==> flow/design.v <==
module ALU(
    input logic CLK,
    input logic RST,
    input logic ACT,
    input logic[3:0]  OP,
    input logic[1:0]  MOVI,
    input logic[31:0] REG_A,
    input logic[31:0] REG_B,
    input logic[31:0] MEM,
    input logic[31:0] IMM,
    output logic[31:0] DATA,
    output logic       RDY,
    output logic       VLD
);
    typedef enum logic [1:0] {
        INIT,
        FIRST_STAGE,
        MUL_FIRST_STAGE,
        MUL_SECOND_STAGE
    } state_type;
    state_type state_curr;
    state_type state_next;
    logic[31:0] operand_A;
    logic[31:0] operand_B;
    logic[31:0] norm_res;
    logic[31:0] norm_reg;
    logic[63:0] mult_res;
    logic       mult_req;
    always_comb begin
        case (state_curr)
            INIT:
                if (ACT) begin
                    if (mult_req)
                        state_next = MUL_FIRST_STAGE;
                    else
                        state_next = FIRST_STAGE;
                end else
                     state_next = INIT;
            FIRST_STAGE:      state_next = INIT;
            MUL_FIRST_STAGE:  state_next = MUL_SECOND_STAGE;
            MUL_SECOND_STAGE: state_next = INIT;
        endcase
    end
    always_ff @(posedge CLK) begin
        if (RST) begin
            state_curr  <= INIT;
        end else begin
            state_curr <= state_next;
            if (state_next == MUL_FIRST_STAGE)
                mult_res <= operand_A * operand_B;
            if (state_next == FIRST_STAGE)
                norm_reg <= norm_res;
        end
    end
    always_comb begin
        case (state_curr)
            INIT:             DATA = 32'b0;
            FIRST_STAGE:      DATA = norm_reg;
            MUL_FIRST_STAGE:  DATA = mult_res[31:0];
            MUL_SECOND_STAGE: DATA = mult_res[63:32];
        endcase
    end
    assign operand_A = REG_A;
    assign VLD = (state_curr != INIT) & ~RST;
    assign RDY = state_curr == INIT;
    always_comb begin
        case (MOVI)
            2'b00:   operand_B = REG_B;
            2'b01:   operand_B = MEM;
            2'b10:   operand_B = IMM;
            default: operand_B = '0;
        endcase
    end
    always_comb begin
        norm_res = 32'b0;
        mult_req = 0;
        if (RDY) begin
            case (OP)
                4'b0000: norm_res = operand_A + operand_B;             
                4'b0001: norm_res = operand_A - operand_B;             
                4'b0010: mult_req = 1;                                 
                4'b0011: norm_res = {1'b0, operand_B[31:1]};           
                4'b0100: norm_res = {operand_B[30:0], 1'b0};           
                4'b0101: norm_res = {operand_B[0], operand_B[31:1]};   
                4'b0110: norm_res = {operand_B[30:0], operand_B[31]};  
                4'b0111: norm_res = ~operand_B;                        
                4'b1000: norm_res = operand_A & operand_B;             
                4'b1001: norm_res = operand_A | operand_B;             
                4'b1010: norm_res = operand_A ^ operand_B;             
                4'b1011: norm_res = ~(operand_A & operand_B);          
                4'b1100: norm_res = ~(operand_A | operand_B);          
                4'b1101: norm_res = ~(operand_A ^ operand_B);          
                4'b1110: norm_res = operand_B + 1;                     
                4'b1111: norm_res = operand_B - 1;                     
            endcase
        end
    end
endmodule
* From RTL to reports: ALU
What the tools print for ALU, step after step.
Line numbers count from 1 in the design file above.
Operators: Yosys type, input widths -> output width; for muxes data width and select width s.
Library cell names are shortened.
A cell with -- has no value.
- Top :: ALU
- Clock :: CLK
- Standard-cell library :: sky130hd
- Corner :: tt_025C_1v80

* Word level
Source: Yosys, flattened and elaborated, memories not mapped. Widths are those after wreduce. Registers that Yosys merges into a memory's read port (data or address) are not register bits. Print and check cells do not count. Equal cells are merged and count once.
- Register bits :: 98
- Bits of input ports :: 137
- Word-level cells :: 55
- $add $sub $neg :: 4
- $mul :: 1
- Equal/unequal tests :: 22
- Muxes and demuxes :: 8
- Bitwise logic cells :: 9
- Reduce/logical cells :: 8
** Operator list (count)
- $mul 32x32->64 :: 1
- $pmux 32 s16 :: 1
- $not 32->32 :: 4
- $pmux 32 s4 :: 1
- $pmux 32 s3 :: 1
- $add 32x1->32 const B :: 1
- $sub 32x1->32 const B :: 1
- $add 32x32->32 :: 1
- $sub 32x32->32 :: 1
- $and 32x32->32 :: 1
- $or 32x32->32 :: 1
- $xor 32x32->32 :: 1
- $eq 4x4->1 const B :: 8
- $eq 4x3->1 const B :: 4
- $reduce_or 15->1 :: 1
- $eq 2x2->1 const B :: 4
- $eq 4x2->1 const B :: 2
- $eq 2x1->1 const B :: 3
- $pmux 2 s3 :: 1
- $logic_not 2->1 :: 2
- $reduce_and 2->1 :: 2
- $eq 4x1->1 const B :: 1
- $logic_not 4->1 :: 1
- $mux 2 :: 2
- $reduce_bool 2->1 :: 1
- $reduce_or 2->1 :: 1
- $pmux 1 s2 :: 1
- $and 1x1->1 :: 1
Not listed: further kinds 2, cells in them 2.

* Depth
Depth = most cells in a row (Yosys ltp): at word level without a register or memory, in the mapped netlist without a sequential cell, where the memories' decode and read muxes count.
- Depth after elaboration :: 9
- ABC_AREA :: 0
- Gate-level depth with buffers :: 36
- Mapped depth without buffers :: 30

* Synthesis result
The flow's flattened synthesis, as Yosys stat reports it; memories are mapped. The netlist is that of the ABC_AREA named above (0 if unset); the other value can give another one.
The area totals of this step are shown rounded.
- Standard cells after synthesis :: 5161
- Synthesis area :: 43780 µm²
- Flip-flops :: 98
- Buffer cells :: 316
** Cells by type
- fa_1 :: count 897, area in all 1.8E+04 µm²
- ha_1 :: count 392, area in all 4.9E+03 µm²
- inv_1 :: count 955, area in all 3.58E+03 µm²
- edfxtp_1 :: count 96, area in all 2.88E+03 µm²
- nor2_1 :: count 745, area in all 2.8E+03 µm²
- nand2_1 :: count 575, area in all 2158.32 µm²
- clkbuf_1 :: count 270, area in all 1.01E+03 µm²
- xnor2_1 :: count 110, area in all 963.424 µm²
- a21oi_1 :: count 186, area in all 930.893 µm²
- o21ai_0 :: count 165, area in all 825.792 µm²
- mux2i_1 :: count 56, area in all 560.538 µm²
- a21o_1 :: count 55, area in all 412.896 µm²
- mux2_2 :: count 33, area in all 371.606 µm²
- a22o_1 :: count 33, area in all 289.027 µm²
- xor2_1 :: count 31, area in all 271.51 µm²
- a221oi_1 :: count 29, area in all 253.994 µm²
- a211oi_1 :: count 32, area in all 240.23 µm²
- o22ai_1 :: count 27, area in all 168.912 µm²
Other cell types: 66; their cells: 474.

* Path before layout
Path of least setup slack by OpenSTA after synthesis, without wires, with an ideal clock, recovery checks aside; 20% of the period is set as input and as output delay. Where synthesis merged equal registers, the netlist keeps one of their names.
- Path kind :: input to register
- Start point :: input port MOVI[0]
- End point :: register mult_res[60]
- Period :: 10.5 ns
- Library setup time :: 0.264 ns
- Time at the first pin :: 2.100 ns
- Data arrival time :: 10.248 ns
- Data required time :: 10.236 ns
- Setup slack :: -0.011 ns
- Path delay :: 8.412 ns
- Driving pins on the path :: 32
- Path buffers :: 5
- Synthesis period reached :: 10.511 ns
"path delay" is the arrival time less input delay plus setup time.
"driving pins on the path": output pins that drive a net of the path, with the launching flip-flop's if there is one; two outputs of one cell count as two.
"synthesis period reached" is the clock period less the worst setup slack; recovery checks do not enter. This is arithmetic on one report: input and output delays are still those of the set period (20% each).
The rows between start and end are the longest chain of elaborated cells between them; the timing report does not say that the signal goes this way. Where chains are equally long, one stands for them.
Each line given opens the expression or statement behind the cell; cells for indexed reads and writes are added by Yosys, which also makes memories of some case tables.
- Path through :: clkbuf_1 > buf_1 > mux2i_1 > o21ai_0 > clkbuf_1 > inv_1 > buf_1 > nor2_1 > fa_1 > inv_1 > fa_1 > inv_1 > fa_1 > inv_1 > fa_1 > inv_1 > fa_1 > fa_1 > fa_1 > fa_1 > ha_1 > clkbuf_1 > a21o_1 > o21bai_1 > a21oi_1 > o21ai_0 > a21o_1 > o2111ai_1 > a2111oi_2 > o31ai_1 > nor3_1 > o41a_1
- Cells in the longest elaborated chain :: 3
- Elaborated cells between the ends (all ways) :: 5
- Source lines of those cells :: 2
- Classes of those cells :: 1 x mul; 2 x eq/ne; 1 x mux; 1 x reduce/logical
** Ends and longest elaborated chain, after synthesis
- from (decl) :: RTL line 6 : input logic[1:0]  MOVI,
- $eq 2x2->1 :: RTL line 67 : case (MOVI)
- $pmux 32 s3 :: RTL line 67
- $mul 32x32->64 :: RTL line 50 : mult_res <= operand_A * operand_B;
- to (assign) :: RTL line 50
- to (decl) :: RTL line 27 : logic[63:0] mult_res;

* Worst path after layout
Path of least setup slack in the final report of stored run 2 (OpenROAD, finished layout, wires in). Where an end is a register, its clock arrival counts in the times.
- Path kind :: input to register
- Start point :: input port REG_A[26]
- End point :: register mult_res[60]
- Period :: 10.5 ns
- Library setup time :: 0.27 ns
- Time at the first pin :: 2.10 ns
- Data arrival time :: 10.74 ns
- Data required time :: 10.60 ns
- Setup slack :: -0.14 ns
- Driving pins on the path :: 28
- Path buffers :: 3
The rows between start and end are the longest chain of elaborated cells between them; the timing report does not say that the signal goes this way. Where chains are equally long, one stands for them.
- Path through :: clkdlybuf4s50_1 > inv_1 > clkbuf_4 > nor2_1 > fa_1 > fa_1 > fa_1 > inv_1 > fa_1 > inv_1 > fa_1 > fa_1 > fa_1 > inv_1 > fa_1 > inv_1 > ha_2 > a21oi_2 > o21bai_1 > a21oi_2 > o21ai_0 > a21o_1 > o2111ai_4 > a2111oi_4 > buf_4 > o31ai_4 > nor3_2 > o41a_1
- Cells in the longest elaborated chain :: 1
- Elaborated cells between the ends (all ways) :: 1
- Source lines of those cells :: 1
- Classes of those cells :: 1 x mul
** Ends and longest elaborated chain, post-layout
- from (decl) :: RTL line 7 : input logic[31:0] REG_A,
- $mul 32x32->64 :: RTL line 50 : mult_res <= operand_A * operand_B;
- to (assign) :: RTL line 50
- to (decl) :: RTL line 27 : logic[63:0] mult_res;

==> results <==
Measured data: module ALU, platform sky130hd, 3 stored runs of the flow under differing settings, order arbitrary. Input and output delays are each 20% of the period that was set; the output load is 0.01 pF.
By "reached clock period" is meant the clock period of the run minus its worst setup slack. This is arithmetic on one report: input and output delays are still those of the set period (20% each).
"worst path time" means the part of the period allowed to the worst setup path (the constraints hold back 20% at inputs and 20% at outputs) less its slack; where the path has registers, the arrival times of their clocks count too.
Results are given in rounded form.

* Stored run 1
** Files
==> flow/run.sh <==
#!/bin/bash
# the make line also repeats the synthesis and layout settings of config.mk as NAME=value (left out here)
make -C /OpenROAD-flow-scripts/flow DESIGN_CONFIG=/design/flow/config.mk WORK_HOME=/design/flow/orfs CLKGATE_MAP_FILE= finish
==> flow/config.mk <==
export PLATFORM = sky130hd
export DESIGN_NAME = ALU
export DESIGN_NICKNAME = ALU
export VERILOG_FILES = /design/flow/design.v
export SDC_FILE = /design/flow/constraint.sdc
export NUM_CORES = 4
export LEC_CHECK = 0
export ABC_AREA = 1
export CAP_MARGIN = 20
export CELL_PAD_IN_SITES_DETAIL_PLACEMENT = 2
export CORE_MARGIN = 2
export CORE_UTILIZATION = 67
export CTS_CLUSTER_DIAMETER = 239
export CTS_CLUSTER_SIZE = 46
export GPL_ROUTABILITY_DRIVEN = 1
export HOLD_SLACK_MARGIN = 0.11
export MAX_ROUTING_LAYER = met5
export SLEW_MARGIN = 20
==> flow/constraint.sdc <==
create_clock -name core_clock -period 6.87 [get_ports {CLK}]
set_input_delay 1.3740 -clock core_clock [delete_from_list [all_inputs] [get_ports {CLK}]]
set_output_delay 1.3740 -clock core_clock [all_outputs]
set_load 0.01 [all_outputs]
** Results
No final report: placement broke off with DPL-0033.

* Stored run 2
** Files
==> flow/run.sh <==
#!/bin/bash
# the make line also repeats the synthesis and layout settings of config.mk as NAME=value (left out here)
make -C /OpenROAD-flow-scripts/flow DESIGN_CONFIG=/design/flow/config.mk WORK_HOME=/design/flow/orfs CLKGATE_MAP_FILE= finish
==> flow/config.mk <==
export PLATFORM = sky130hd
export DESIGN_NAME = ALU
export DESIGN_NICKNAME = ALU
export VERILOG_FILES = /design/flow/design.v
export SDC_FILE = /design/flow/constraint.sdc
export NUM_CORES = 4
export LEC_CHECK = 0
export CAP_MARGIN = 20
export CELL_PAD_IN_SITES_DETAIL_PLACEMENT = 1
export CORE_ASPECT_RATIO = 0.94
export CORE_MARGIN = 2
export CORE_UTILIZATION = 40
export GPL_TIMING_DRIVEN = 0
export SLEW_MARGIN = 20
==> flow/constraint.sdc <==
create_clock -name core_clock -period 10.5 [get_ports {CLK}]
set_input_delay 2.1000 -clock core_clock [delete_from_list [all_inputs] [get_ports {CLK}]]
set_output_delay 2.1000 -clock core_clock [all_outputs]
set_load 0.01 [all_outputs]
** Results
- Area of the standard cells in the finished layout :: 50330 µm²
- Final worst hold slack :: 0.822 ns
- Area of the synthesized netlist :: 43780 µm²
- Worst setup slack after layout :: -0.142 ns
- Full die area :: 112100 µm²
- Final utilization :: 46.4 %
- Reached clock period :: 10.642 ns
- Worst path time :: 8.54 ns
- Class of the worst setup path :: input to register
- Setup total negative slack :: -0.287 ns

* Stored run 3
** Files
==> flow/run.sh <==
#!/bin/bash
# the make line also repeats the synthesis and layout settings of config.mk as NAME=value (left out here)
make -C /OpenROAD-flow-scripts/flow DESIGN_CONFIG=/design/flow/config.mk WORK_HOME=/design/flow/orfs CLKGATE_MAP_FILE= finish
==> flow/config.mk <==
export PLATFORM = sky130hd
export DESIGN_NAME = ALU
export DESIGN_NICKNAME = ALU
export VERILOG_FILES = /design/flow/design.v
export SDC_FILE = /design/flow/constraint.sdc
export NUM_CORES = 4
export LEC_CHECK = 0
export CAP_MARGIN = 20
export CELL_PAD_IN_SITES_DETAIL_PLACEMENT = 0
export CELL_PAD_IN_SITES_GLOBAL_PLACEMENT = 1
export CORE_MARGIN = 2
export CORE_UTILIZATION = 26
export CTS_CLUSTER_DIAMETER = 56
export CTS_CLUSTER_SIZE = 37
export GPL_TIMING_DRIVEN = 0
export MIN_ROUTING_LAYER = met1
export PLACE_DENSITY = 0.62
export SETUP_SLACK_MARGIN = 0.61
export SLEW_MARGIN = 0
export TNS_END_PERCENT = 45
==> flow/constraint.sdc <==
create_clock -name core_clock -period 6.11 [get_ports {CLK}]
set_input_delay 1.2220 -clock core_clock [delete_from_list [all_inputs] [get_ports {CLK}]]
set_output_delay 1.2220 -clock core_clock [all_outputs]
set_load 0.01 [all_outputs]
** Results
- Area of the standard cells in the finished layout :: 55830 µm²
- Final worst hold slack :: 0.774 ns
- Area of the synthesized netlist :: 43780 µm²
- Worst setup slack after layout :: -3.228 ns
- Full die area :: 171700 µm²
- Final utilization :: 33.4 %
- Reached clock period :: 9.338 ns
- Worst path time :: 8.12 ns
- Class of the worst setup path :: input to register
- Setup total negative slack :: -131.6 ns
